==> flow/design.v <==
`timescale 1ns/10ps
module DFF(clk, rst, D, Q);
input clk, rst;
input [17:0] D;
output reg [17:0] Q;
always @(posedge clk or posedge rst) begin
	if (rst) begin
	    Q <= 18'd0;
	end
	else begin
		Q <= D;
	end
end
endmodule
module FA(in1, in2, out);
input signed [15:0] in1;
input signed [17:0] in2;
output signed [17:0] out;
assign out = in1 + in2;
endmodule
`timescale 1ns/10ps
module SRRC(clk, rst, en, Din, Dout);
input clk, rst, en;
input [1:0] Din;
output [17:0] Dout;
wire signed [15:0] din;
wire signed [15:0] m [0:32];
wire [17:0] q [0:31]; 
wire [17:0] sum [0:31];
assign din = {Din, 14'd0};
assign m[0] = ~((din >>> 7) + (din >>> 9) + (din >>> 11)) + 1;
assign m[1] = ~((din >>> 8) + (din >>> 11) + (din >>> 13)) + 1;
assign m[2] = (din >>> 6) - (din >>> 8) - (din >>> 11) + (din >>> 14);
assign m[3] = (din >>> 6) + (din >>> 10) - (din >>> 12) - (din >>> 14);
assign m[4] = (din >>> 9) + (din >>> 12);
assign m[5] = ~((din >>> 6) + (din >>> 10) + (din >>> 12)) + 1;
assign m[6] = ~((din >>> 6) - (din >>> 9) + (din >>> 11) + (din >>> 14)) + 1;
assign m[7] = (din >>> 6) + (din >>> 9) - (din >>> 11) - (din >>> 13);
assign m[8] = (din >>> 4) - (din >>> 6) - (din >>> 8) + (din >>> 11) + (din >>> 14);
assign m[9] = (din >>> 6) - (din >>> 10) - (din >>> 13);
assign m[10] = ~((din >>> 4) + (din >>> 6) - (din >>> 10) - (din >>> 13)) + 1;
assign m[11] = ~((din >>> 3) + (din >>> 5) + (din >>> 9)) + 1;
assign m[12] = ~((din >>> 3) - (din >>> 6) - (din >>> 8) + (din >>> 13)) + 1;
assign m[13] = (din >>> 3) + (din >>> 5) + (din >>> 9) + (din >>> 11) - (din >>> 13);
assign m[14] = (din >>> 1) + (din >>> 4) + (din >>> 6) + (din >>> 9) - (din >>> 12) - (din >>> 14);
assign m[15] = din - (din >>> 5) + (din >>> 7) - (din >>> 9) - (din >>> 11) - (din >>> 13);
assign m[16] = din + (din >>> 3) + (din >>> 7) + (din >>> 9) - (din >>> 11);
assign m[17] = din - (din >>> 5) + (din >>> 7) - (din >>> 9) - (din >>> 11) - (din >>> 13);
assign m[18] = (din >>> 1) + (din >>> 4) + (din >>> 6) + (din >>> 9) - (din >>> 12) - (din >>> 14);
assign m[19] = (din >>> 3) + (din >>> 5) + (din >>> 9) + (din >>> 11) - (din >>> 13);
assign m[20] = ~((din >>> 3) - (din >>> 6) - (din >>> 8) + (din >>> 13)) + 1;
assign m[21] = ~((din >>> 3) + (din >>> 5) + (din >>> 9)) + 1;
assign m[22] = ~((din >>> 4) + (din >>> 6) - (din >>> 10) - (din >>> 13)) + 1;
assign m[23] = (din >>> 6) - (din >>> 10) - (din >>> 13);
assign m[24] = (din >>> 4) - (din >>> 6) - (din >>> 8) + (din >>> 11) + (din >>> 14);
assign m[25] = (din >>> 6) + (din >>> 9) - (din >>> 11) - (din >>> 13);
assign m[26] = ~((din >>> 6) - (din >>> 9) + (din >>> 11) + (din >>> 14)) + 1;
assign m[27] = ~((din >>> 6) + (din >>> 10) + (din >>> 12)) + 1;
assign m[28] = (din >>> 9) + (din >>> 12);
assign m[29] = (din >>> 6) + (din >>> 10) - (din >>> 12) - (din >>> 14);
assign m[30] = (din >>> 6) - (din >>> 8) - (din >>> 11) + (din >>> 14);
assign m[31] = ~((din >>> 8) + (din >>> 11) + (din >>> 13)) + 1;
assign m[32] = ~((din >>> 7) + (din >>> 9) + (din >>> 11)) + 1;
DFF u_DFF0 (.clk(clk), .rst(rst), .D(sum[1]), .Q(q[0]));
DFF u_DFF1 (.clk(clk), .rst(rst), .D(sum[2]), .Q(q[1]));
DFF u_DFF2 (.clk(clk), .rst(rst), .D(sum[3]), .Q(q[2]));
DFF u_DFF3 (.clk(clk), .rst(rst), .D(sum[4]), .Q(q[3]));
DFF u_DFF4 (.clk(clk), .rst(rst), .D(sum[5]), .Q(q[4]));
DFF u_DFF5 (.clk(clk), .rst(rst), .D(sum[6]), .Q(q[5]));
DFF u_DFF6 (.clk(clk), .rst(rst), .D(sum[7]), .Q(q[6]));
DFF u_DFF7 (.clk(clk), .rst(rst), .D(sum[8]), .Q(q[7]));
DFF u_DFF8 (.clk(clk), .rst(rst), .D(sum[9]), .Q(q[8]));
DFF u_DFF9 (.clk(clk), .rst(rst), .D(sum[10]), .Q(q[9]));
DFF u_DFF10 (.clk(clk), .rst(rst), .D(sum[11]), .Q(q[10]));
DFF u_DFF11 (.clk(clk), .rst(rst), .D(sum[12]), .Q(q[11]));
DFF u_DFF12 (.clk(clk), .rst(rst), .D(sum[13]), .Q(q[12]));
DFF u_DFF13 (.clk(clk), .rst(rst), .D(sum[14]), .Q(q[13]));
DFF u_DFF14 (.clk(clk), .rst(rst), .D(sum[15]), .Q(q[14]));
DFF u_DFF15 (.clk(clk), .rst(rst), .D(sum[16]), .Q(q[15]));
DFF u_DFF16 (.clk(clk), .rst(rst), .D(sum[17]), .Q(q[16]));
DFF u_DFF17 (.clk(clk), .rst(rst), .D(sum[18]), .Q(q[17]));
DFF u_DFF18 (.clk(clk), .rst(rst), .D(sum[19]), .Q(q[18]));
DFF u_DFF19 (.clk(clk), .rst(rst), .D(sum[20]), .Q(q[19]));
DFF u_DFF20 (.clk(clk), .rst(rst), .D(sum[21]), .Q(q[20]));
DFF u_DFF21 (.clk(clk), .rst(rst), .D(sum[22]), .Q(q[21]));
DFF u_DFF22 (.clk(clk), .rst(rst), .D(sum[23]), .Q(q[22]));
DFF u_DFF23 (.clk(clk), .rst(rst), .D(sum[24]), .Q(q[23]));
DFF u_DFF24 (.clk(clk), .rst(rst), .D(sum[25]), .Q(q[24]));
DFF u_DFF25 (.clk(clk), .rst(rst), .D(sum[26]), .Q(q[25]));
DFF u_DFF26 (.clk(clk), .rst(rst), .D(sum[27]), .Q(q[26]));
DFF u_DFF27 (.clk(clk), .rst(rst), .D(sum[28]), .Q(q[27]));
DFF u_DFF28 (.clk(clk), .rst(rst), .D(sum[29]), .Q(q[28]));
DFF u_DFF29 (.clk(clk), .rst(rst), .D(sum[30]), .Q(q[29]));
DFF u_DFF30 (.clk(clk), .rst(rst), .D(sum[31]), .Q(q[30]));
DFF u_DFF31 (.clk(clk), .rst(rst), .D({m[32][15], m[32][15], m[32]}), .Q(q[31]));
FA u_FA0 (.in1(m[0]), .in2(q[0]), .out(sum[0]));
FA u_FA1 (.in1(m[1]), .in2(q[1]), .out(sum[1]));
FA u_FA2 (.in1(m[2]), .in2(q[2]), .out(sum[2]));
FA u_FA3 (.in1(m[3]), .in2(q[3]), .out(sum[3]));
FA u_FA4 (.in1(m[4]), .in2(q[4]), .out(sum[4]));
FA u_FA5 (.in1(m[5]), .in2(q[5]), .out(sum[5]));
FA u_FA6 (.in1(m[6]), .in2(q[6]), .out(sum[6]));
FA u_FA7 (.in1(m[7]), .in2(q[7]), .out(sum[7]));
FA u_FA8 (.in1(m[8]), .in2(q[8]), .out(sum[8]));
FA u_FA9 (.in1(m[9]), .in2(q[9]), .out(sum[9]));
FA u_FA10 (.in1(m[10]), .in2(q[10]), .out(sum[10]));
FA u_FA11 (.in1(m[11]), .in2(q[11]), .out(sum[11]));
FA u_FA12 (.in1(m[12]), .in2(q[12]), .out(sum[12]));
FA u_FA13 (.in1(m[13]), .in2(q[13]), .out(sum[13]));
FA u_FA14 (.in1(m[14]), .in2(q[14]), .out(sum[14]));
FA u_FA15 (.in1(m[15]), .in2(q[15]), .out(sum[15]));
FA u_FA16 (.in1(m[16]), .in2(q[16]), .out(sum[16]));
FA u_FA17 (.in1(m[17]), .in2(q[17]), .out(sum[17]));
FA u_FA18 (.in1(m[18]), .in2(q[18]), .out(sum[18]));
FA u_FA19 (.in1(m[19]), .in2(q[19]), .out(sum[19]));
FA u_FA20 (.in1(m[20]), .in2(q[20]), .out(sum[20]));
FA u_FA21 (.in1(m[21]), .in2(q[21]), .out(sum[21]));
FA u_FA22 (.in1(m[22]), .in2(q[22]), .out(sum[22]));
FA u_FA23 (.in1(m[23]), .in2(q[23]), .out(sum[23]));
FA u_FA24 (.in1(m[24]), .in2(q[24]), .out(sum[24]));
FA u_FA25 (.in1(m[25]), .in2(q[25]), .out(sum[25]));
FA u_FA26 (.in1(m[26]), .in2(q[26]), .out(sum[26]));
FA u_FA27 (.in1(m[27]), .in2(q[27]), .out(sum[27]));
FA u_FA28 (.in1(m[28]), .in2(q[28]), .out(sum[28]));
FA u_FA29 (.in1(m[29]), .in2(q[29]), .out(sum[29]));
FA u_FA30 (.in1(m[30]), .in2(q[30]), .out(sum[30]));
FA u_FA31 (.in1(m[31]), .in2(q[31]), .out(sum[31]));
assign Dout = sum[0];
endmodule
module USI(clk, rst, en, lf_in, hf_out);
input clk, rst, en;
input [1:0] lf_in;
output reg [1:0] hf_out;
reg [1:0] switch;
always @(posedge clk or posedge rst) begin
	if (rst) begin
	    switch <= 2'd0;
	end
	else if(en) begin
		if(switch == 2'd3) begin
			switch <= 2'd0;
		end
		else begin
			switch <= switch + 2'd1;
		end
	end
	else begin
		switch <= switch;
	end
end
always @(posedge clk or posedge rst) begin
 	if (rst) begin
 	    hf_out <= 2'd0;
 	end
 	else if(en) begin
 		if(switch == 2'd2) begin
 			hf_out <= lf_in;
 		end
 		else begin
 			hf_out <= 2'd0;
 		end
 	end
 	else begin
 		hf_out <= hf_out;
 	end
 end 
endmodule
module SM(clk, rst, en, Din, I, Q);
input clk, rst, en;
input [1:0] Din;
output reg [1:0] I;
output reg [1:0] Q;
always @(posedge clk or posedge rst) begin
      if (rst) begin
          I <= 2'b00;
          Q <= 2'b00; 
      end
      else if(en) begin
            case(Din)
             0: begin
                  I <= 2'b01;
                  Q <= 2'b01;
             end
             1: begin
                  I <= 2'b01;
                  Q <= 2'b11;
             end
             2: begin
                  I <= 2'b11;
                  Q <= 2'b01;
             end
             3: begin
                  I <= 2'b11;
                  Q <= 2'b11;
             end
             default : begin
                  I <= I;
                  Q <= Q;
             end
            endcase
      end
      else begin
            I <= I;
            Q <= Q;
      end
end
endmodule
module SPC(clk, rst, en, Din, OUT);
input clk, rst, en;
input Din;
output reg [1:0] OUT;
reg swap;
always @(posedge clk or posedge rst) begin
	if (rst) begin
	    swap <= 1'd0;
	end
	else if(en) begin
		swap <= ~swap;
	end
	else begin
		swap <= swap;
	end
end
always @(posedge clk or posedge rst) begin
	if (rst) begin
	    OUT <= 2'd0;
	end
	else if(en) begin
		if(!swap) OUT[0] <= Din;
		else OUT <= (OUT << 1) | Din;
	end
	else begin
		OUT <= OUT;
	end
end
endmodule
`timescale 1ns/10ps
module QAM(clk, rst, en, Din, IFout);
input clk, rst, en;
input Din;
output reg signed [17:0] IFout;
wire [1:0] spc_out;
wire [1:0] sm_i;
wire [1:0] sm_q;
wire [1:0] lf_i;
wire [1:0] lf_q;
wire [1:0] usi_i;
wire [1:0] usi_q;
wire signed [17:0] srrc_i;
wire signed [17:0] srrc_q;
wire en0;
wire en1;
wire en2;
wire en3;
reg sm_ctrl;
reg [3:0] usi_ctrl;
reg [1:0] mix_cnt;
reg sync_i0, sync_i1, sync_q0, sync_q1;
reg ce2;
always @(posedge clk or posedge rst) begin
	if (rst) begin
	    ce2 <= 1'd0;
	end
	else begin
		ce2 <= ~ce2;
	end
end
assign en0 = en & ce2;
always @(posedge clk or posedge rst) begin
	if (rst) begin
	    sync_i0 <= 1'd0;
	    sync_q0 <= 1'd0; 
	end
	else begin
		sync_i0 <= sm_i[1];
		sync_q0 <= sm_q[1];
	end
end
always @(posedge clk or posedge rst) begin
	if (rst) begin
	    sync_i1 <= 1'd0;
	    sync_q1 <= 1'd0;
	end
	else begin
		sync_i1 <= sync_i0;
		sync_q1 <= sync_q0;
	end
end
always @(posedge clk or posedge rst) begin
	if (rst) begin
	    sm_ctrl <= 1'd0;
	end
	else if (ce2) begin
		sm_ctrl <= ~sm_ctrl;
	end
end
assign en1 = (sm_ctrl & ce2) ? 1'd1 : 1'd0;
always @(posedge clk or posedge rst) begin
	if (rst) begin
	    usi_ctrl <= 1'd0;
	end
	else if(en) begin
		if(usi_ctrl == 4'd8) usi_ctrl <= usi_ctrl;
		else usi_ctrl <= usi_ctrl + 4'd1;
	end
end
assign en2 = (usi_ctrl == 4'd8) ? 1'd1 : 1'd0;
assign en3 = 1'd1;
assign lf_i = {sync_i1, 1'd1};
assign lf_q = {sync_q1, 1'd1};
SPC u_SPC(.clk(clk),
	      .rst(rst),
	      .en(en0),
	      .Din(Din),
	      .OUT(spc_out)
	      );
SM u_SM(.clk(clk),
	    .rst(rst),
	    .en(en1),
	    .Din(spc_out),
	    .I(sm_i),
	    .Q(sm_q)
	    );
USI u_USI_i(.clk(clk),
	        .rst(rst),
	        .en(en2),
	        .lf_in(lf_i),
	        .hf_out(usi_i)
	        );
USI u_USI_q(.clk(clk),
	        .rst(rst),
	        .en(en2),
	        .lf_in(lf_q),
	        .hf_out(usi_q)
	        );
SRRC u_SRRC_i(.clk(clk),
	          .rst(rst),
	          .en(en3),
	          .Din(usi_i),
	          .Dout(srrc_i)
	          );
SRRC u_SRRC_q(.clk(clk),
	          .rst(rst),
	          .en(en3),
	          .Din(usi_q),
	          .Dout(srrc_q)
	          );
always @(posedge clk or posedge rst) begin
	if (rst) begin
	    mix_cnt <= 2'd0;
	end
	else if(en) begin
		if (mix_cnt == 2'd3) begin
			mix_cnt <= 2'd0;
		end
		else begin
			mix_cnt <= mix_cnt + 2'd1;
		end
	end
	else begin
		mix_cnt <= mix_cnt;
	end
end
always @(posedge clk or posedge rst) begin
	if (rst) begin
	    IFout <= 18'd0;
	end
	else if(en2) begin
		case(mix_cnt)
             3: begin
             	IFout <= srrc_i;
             end
             0: begin
             	IFout <= ~(srrc_q) + 18'd1;
             end
             1: begin
             	IFout <= ~(srrc_i) + 18'd1;
             end
             2: begin
             	IFout <= srrc_q;
             end
             default: begin
             	IFout <= IFout;
             end
		endcase
	end
	else begin
		IFout <= IFout;
	end
end
endmodule
From RTL to reports: QAM
Tool output for the design above, in the order of the flow.
Lines are those of the file above, counted from 1.
Library cell names are shortened.
{ "inputs": {"design": "QAM", "clock_port": "clk", "cell_library": "sky130hd", "lib_corner": "tt_025C_1v80"} }

Elaborated design
Counts by Yosys on the flattened word-level netlist (proc, flatten, opt, wreduce). Print and check cells are left out.
{ "classes": {"eq_ne": 11, "add_sub_neg": 186, "muxes": 11, "logic": 23, "reduce_and_logical": 8} }
{ "op_table": {"columns": ["op", "n"], "rows": [
  ["adder 16 x 18 -> 18 bit", 58],
  ["adder 16 x 2 -> 16 bit (second input constant)", 14],
  ["inverter 16 bit", 11],
  ["adder 16 x 2 -> 16 bit", 6],
  ["subtractor 16 x 3 -> 16 bit", 6],
  ["adder 8 x 18 -> 18 bit", 4],
  ["case mux 18 bit (select 4 bit)", 1],
  ["subtractor 16 x 2 -> 16 bit", 4],
  ["subtractor 16 x 5 -> 16 bit", 4],
  ["adder 16 x 7 -> 16 bit", 4],
  ["adder 16 x 9 -> 16 bit", 4],
  ["adder 14 x 7 -> 15 bit", 4],
  ["adder 13 x 11 -> 14 bit", 4],
  ["subtractor 11 x 5 -> 12 bit", 4],
  ["adder 10 x 6 -> 11 bit", 4],
  ["adder 18 x 1 -> 18 bit (second input constant)", 2],
  ["inverter 18 bit", 2],
  ["adder 16 x 16 -> 17 bit", 2],
  ["adder 15 x 12 -> 16 bit", 2],
  ["adder 15 x 3 -> 16 bit", 2],
  ["adder 15 x 5 -> 16 bit", 2],
  ["inverter 15 -> 16 bit", 2],
  ["adder 16 x 10 -> 16 bit", 2],
  ["subtractor 16 x 11 -> 16 bit", 2],
  ["adder 16 x 13 -> 16 bit", 2],
  ["subtractor 16 x 4 -> 16 bit", 2],
  ["adder 16 x 5 -> 16 bit", 2],
  ["subtractor 16 x 7 -> 16 bit", 2]
]} }
Other operator kinds: 35; their cells: 81.
{ "word_totals": {"reg_bits": 1193} }

Logic depth
Longest topological path by Yosys (ltp), each cell counted once; first at word level (registers and memories cut), then after technology mapping (sequential cells cut; the memories' decode and read muxes count).
{ "logic_depth": {"depth_word": 8, "abc_area": 0, "depth_mapped": 20, "depth_no_buf": 17} }

After synthesis
Yosys stat after the flow's synthesis: flattened, memories mapped to cells. It holds for the ABC_AREA given above (unset counts as 0); a run with the other value may have another netlist.
{ "types": {"columns": ["type", "n"], "rows": [
  ["dfrtp_1", 1157],
  ["ha_1", 1041],
  ["xnor2_1", 743],
  ["a21oi_1", 535],
  ["xor2_1", 207],
  ["nor2_1", 477],
  ["inv_1", 349],
  ["fa_1", 64],
  ["o21ai_0", 253],
  ["a21o_1", 140],
  ["o21bai_1", 134],
  ["nand2_1", 259],
  ["nand3_1", 181],
  ["nor3_1", 181],
  ["nor2b_1", 114],
  ["o31ai_1", 89],
  ["or3_1", 90],
  ["o21a_1", 70]
]} }
Not listed: further types 75, cells in them 797.
{ "synth_totals": {"ff_cells": 1157, "area_mm2": 0.0721442, "cells": 6881} }
The figures by module come from a second, unflattened synthesis with its own total; it is not the netlist above.
{ "hier_totals": {"hier_cells": 9803, "area_unflattened_mm2": 0.0909735} }
Rows give one instance, submodules left out.
{ "by_module": {"columns": ["mod", "n_cells", "area_mm2", "seq_area_mm2", "n_inst"], "rows": [
  ["FA", 129, 0.0009184, 0, 64],
  ["DFF", 19, 0.0004542, 0.0004504, 64],
  ["QAM", 227, 0.0021208, 0.0007507, 1],
  ["SRRC", 26, 0.0002039, 0, 2],
  ["USI", 18, 0.0001827, 0.0001001, 2],
  ["SPC", 8, 0.0001201, 0.0000751, 1],
  ["SM", 8, 0.0001151, 0.0000751, 1]
]} }

Timing after synthesis
Path of least setup slack by OpenSTA after synthesis, without wires, with an ideal clock, recovery checks aside; 20% of the period is set as input and as output delay. Where synthesis merged equal registers, the netlist keeps one of their names.
{ "synth_path": {"path_type": "register to register", "from": "reg u_USI_i.hf_out[1]", "to": "reg u_SRRC_i.u_DFF6.Q[17]", "path_stages": 19, "setup_slack_ns": -3.220, "arrival_time_ns": 8.140, "clock_period_ns": 5.0, "path_delay_ns": 8.220, "t_first_pin_ns": 0.000, "setup_time_ns": 0.080, "synth_period_reached_ns": 8.22} }
"path_delay_ns" is the arrival time less input delay plus setup time.
"path_stages": output pins that drive a net of the path, with the launching flip-flop's if there is one; two outputs of one cell count as two.
"synth_period_reached_ns" = period - worst setup slack (recovery checks aside). The figure is calculated, with input and output delays left at 20% of the set period.
Between the ends stands the longest chain of elaborated cells between them, by number of cells; it is not shown to be the way that was timed. Of several equally long chains one is given.
A line is the first line of the expression or statement that the cell stems from. Yosys adds cells for indexed reads and writes and turns some case tables into memories.
At most two assigning lines are given for a register; there are more.
{ "synth_between": {"cell_sequence": "dfrtp_1 -> clkbuf_1 -> inv_1 -> ha_1 -> clkbuf_1 -> nor2_1 -> buf_1 -> inv_1 -> ha_1 -> clkbuf_1 -> xnor2_1 -> inv_1 -> ha_1 -> or3_1 -> a211oi_1 -> nor2_1 -> a211o_1 -> a21oi_1 -> xnor2_1", "elab_chain_cells": 4, "cone_cells": 4, "cone_classes": "add/sub: 4"} }
{ "synth_lines": {"columns": ["item", "line_no", "source"], "rows": [
  ["from (decl)", 133, "output reg [1:0] hf_out;"],
  ["from (assign)", 157, "hf_out <= lf_in;"],
  ["from (assign)", 164, "hf_out <= hf_out;"],
  ["adder 10 x 7 -> 11 bit", 38, "assign m[7] = (din >>> 6) + (din >>> 9) - (din >>> 11) - (din >>> 13);"],
  ["subtractor 11 x 5 -> 12 bit", 38, null],
  ["subtractor 16 x 3 -> 16 bit", 38, null],
  ["adder 16 x 18 -> 18 bit", 19, "assign out = in1 + in2;"],
  ["to (assign)", 8, "Q <= 18'd0;"],
  ["to (assign)", 11, "Q <= D;"],
  ["to (decl)", 5, "output reg [17:0] Q;"]
]} }
Some nets on the timed path still bear RTL names; the line given drives or declares the net.
{ "synth_nets": {"columns": ["net", "line_no", "source"], "rows": [
  ["u_SRRC_i.m[0][10]", 31, "assign m[0] = ~((din >>> 7) + (din >>> 9) + (din >>> 11)) + 1;"]
]} }

Timing after layout
From the final timing report of flow run A: the path of least setup slack in the routed layout; clock arrival at registers is part of the times.
{ "layout_path": {"path_type": "register to register", "from": "reg u_USI_i.hf_out[1]", "to": "reg u_SRRC_i.u_DFF7.Q[17]", "clock_period_ns": 5.58, "path_stages": 21, "setup_time_ns": 0.10, "arrival_time_ns": 6.00, "t_first_pin_ns": 0.75, "setup_slack_ns": 0.23} }
Between the ends stands the longest chain of elaborated cells between them, by number of cells; it is not shown to be the way that was timed. Of several equally long chains one is given.
At most two assigning lines are given for a register; there are more.
{ "layout_between": {"cell_sequence": "dfrtp_4 -> buf_12 -> clkbuf_4 -> clkinvlp_4 -> buf_4 -> ha_4 -> buf_16 -> nor2_4 -> buf_6 -> inv_1 -> ha_1 -> ha_1 -> a311oi_1 -> o31ai_1 -> xnor2_1 -> ha_1 -> and2_1 -> a22o_1 -> a311oi_1 -> a21oi_1 -> xnor2_1", "elab_chain_cells": 5, "cone_cells": 5, "cone_classes": "add/sub: 5"} }
{ "layout_lines": {"columns": ["item", "line_no", "source"], "rows": [
  ["from (decl)", 133, "output reg [1:0] hf_out;"],
  ["from (assign)", 157, "hf_out <= lf_in;"],
  ["from (assign)", 164, "hf_out <= hf_out;"],
  ["subtractor 12 x 10 -> 13 bit", 39, "assign m[8] = (din >>> 4) - (din >>> 6) - (din >>> 8) + (din >>> 11) + (din >>> 14);"],
  ["subtractor 13 x 8 -> 14 bit", 39, null],
  ["adder 16 x 5 -> 16 bit", 39, null],
  ["adder 16 x 2 -> 16 bit", 39, null],
  ["adder 16 x 18 -> 18 bit", 19, "assign out = in1 + in2;"],
  ["to (assign)", 8, "Q <= 18'd0;"],
  ["to (assign)", 11, "Q <= D;"],
  ["to (decl)", 5, "output reg [17:0] Q;"]
]} }
Some nets on the timed path still bear RTL names; the line given drives or declares the net.
{ "layout_nets": {"columns": ["net", "line_no", "source"], "rows": [
  ["u_SRRC_i.m[0][10]", 31, "assign m[0] = ~((din >>> 7) + (din >>> 9) + (din >>> 11)) + 1;"]
]} }

Hand-over note for QAM

Design QAM on sky130hd. What follows are 3 stored runs of the flow, each under its own settings; their order means nothing. The constraints put input and output delay at 20% of the set period each and load the outputs with 0.01 pF.
"timing.achieved_period_ns" means the clock period less the worst setup slack. The figure is calculated, with input and output delays left at 20% of the set period.
"worst_path_ns" is the time allowed to the run's worst setup path (the clock period less input and output delay, where it has them) less its slack. Clock arrival times count: a late capture clock shortens it, a late launch clock lengthens it.

Flow run A
==> flow/run.sh <==
#!/bin/bash
# the make line also repeats the synthesis and layout settings of config.mk as NAME=value (left out here)
make -C /OpenROAD-flow-scripts/flow DESIGN_CONFIG=/design/flow/config.mk WORK_HOME=/design/flow/orfs CLKGATE_MAP_FILE= finish
==> flow/config.mk <==
export PLATFORM = sky130hd
export DESIGN_NAME = QAM
export DESIGN_NICKNAME = QAM
export VERILOG_FILES = /design/flow/design.v
export SDC_FILE = /design/flow/constraint.sdc
export NUM_CORES = 4
export LEC_CHECK = 0
export CAP_MARGIN = 15
export CORE_ASPECT_RATIO = 0.98
export CORE_MARGIN = 6
export CORE_UTILIZATION = 15
export GPL_ROUTABILITY_DRIVEN = 0
export GPL_TIMING_DRIVEN = 0
export MAX_ROUTING_LAYER = met5
export MIN_ROUTING_LAYER = met2
export SLEW_MARGIN = 5
export TNS_END_PERCENT = 15
==> flow/constraint.sdc <==
create_clock -name core_clock -period 5.58 [get_ports {clk}]
set_input_delay 1.1160 -clock core_clock [delete_from_list [all_inputs] [get_ports {clk}]]
set_output_delay 1.1160 -clock core_clock [all_outputs]
set_load 0.01 [all_outputs]

==> results of flow run A, as JSON <==
{
  "setup_ws_ns": 0.233,
  "setup_tns_ns": 0.000,
  "timing.achieved_period_ns": 5.347,
  "utilization_pct": 18.2,
  "die_mm2": 0.497752,
  "synthArea_mm2": 0.0721442,
  "finalCellArea_mm2": 0.0868621,
  "worst_path_ns": 5.35,
  "critical_path_type": "register to register",
  "fin_hold_ws_ns": 0.317
}

Flow run B
==> flow/run.sh <==
#!/bin/bash
# the make line also repeats the synthesis and layout settings of config.mk as NAME=value (left out here)
make -C /OpenROAD-flow-scripts/flow DESIGN_CONFIG=/design/flow/config.mk WORK_HOME=/design/flow/orfs CLKGATE_MAP_FILE= finish
==> flow/config.mk <==
export PLATFORM = sky130hd
export DESIGN_NAME = QAM
export DESIGN_NICKNAME = QAM
export VERILOG_FILES = /design/flow/design.v
export SDC_FILE = /design/flow/constraint.sdc
export NUM_CORES = 4
export LEC_CHECK = 0
export CAP_MARGIN = 20
export CORE_MARGIN = 2
export CORE_UTILIZATION = 40
export SLEW_MARGIN = 20
==> flow/constraint.sdc <==
create_clock -name core_clock -period 6.27 [get_ports {clk}]
set_input_delay 1.2540 -clock core_clock [delete_from_list [all_inputs] [get_ports {clk}]]
set_output_delay 1.2540 -clock core_clock [all_outputs]
set_load 0.01 [all_outputs]

==> results of flow run B, as JSON <==
{
  "fin_hold_ws_ns": 0.330,
  "setup_ws_ns": 1.234,
  "finalCellArea_mm2": 0.080242,
  "worst_path_ns": 5.04,
  "critical_path_type": "register to register",
  "timing.achieved_period_ns": 5.036,
  "die_mm2": 0.183775,
  "synthArea_mm2": 0.0721442,
  "utilization_pct": 44.9,
  "setup_tns_ns": 0.000
}

Flow run C
==> flow/run.sh <==
#!/bin/bash
# the make line also repeats the synthesis and layout settings of config.mk as NAME=value (left out here)
make -C /OpenROAD-flow-scripts/flow DESIGN_CONFIG=/design/flow/config.mk WORK_HOME=/design/flow/orfs CLKGATE_MAP_FILE= finish
==> flow/config.mk <==
export PLATFORM = sky130hd
export DESIGN_NAME = QAM
export DESIGN_NICKNAME = QAM
export VERILOG_FILES = /design/flow/design.v
export SDC_FILE = /design/flow/constraint.sdc
export NUM_CORES = 4
export LEC_CHECK = 0
export ABC_AREA = 1
export CAP_MARGIN = 20
export CORE_MARGIN = 3
export CORE_UTILIZATION = 40
export CTS_CLUSTER_DIAMETER = 170
export GPL_TIMING_DRIVEN = 0
export HOLD_SLACK_MARGIN = 0.24
export MAX_ROUTING_LAYER = met5
export MIN_ROUTING_LAYER = met2
export SETUP_SLACK_MARGIN = 1.13
export SLEW_MARGIN = 35
==> flow/constraint.sdc <==
create_clock -name core_clock -period 5.0 [get_ports {clk}]
set_input_delay 1.0000 -clock core_clock [delete_from_list [all_inputs] [get_ports {clk}]]
set_output_delay 1.0000 -clock core_clock [all_outputs]
set_load 0.01 [all_outputs]

==> results of flow run C, as JSON <==
{
  "worst_path_ns": 4.05,
  "critical_path_type": "register to register",
  "die_mm2": 0.190074,
  "fin_hold_ws_ns": 0.337,
  "setup_ws_ns": 0.950,
  "synthArea_mm2": 0.0739522,
  "utilization_pct": 49.1,
  "timing.achieved_period_ns": 4.050,
  "finalCellArea_mm2": 0.0900213,
  "setup_tns_ns": 0.000
}

End of note.
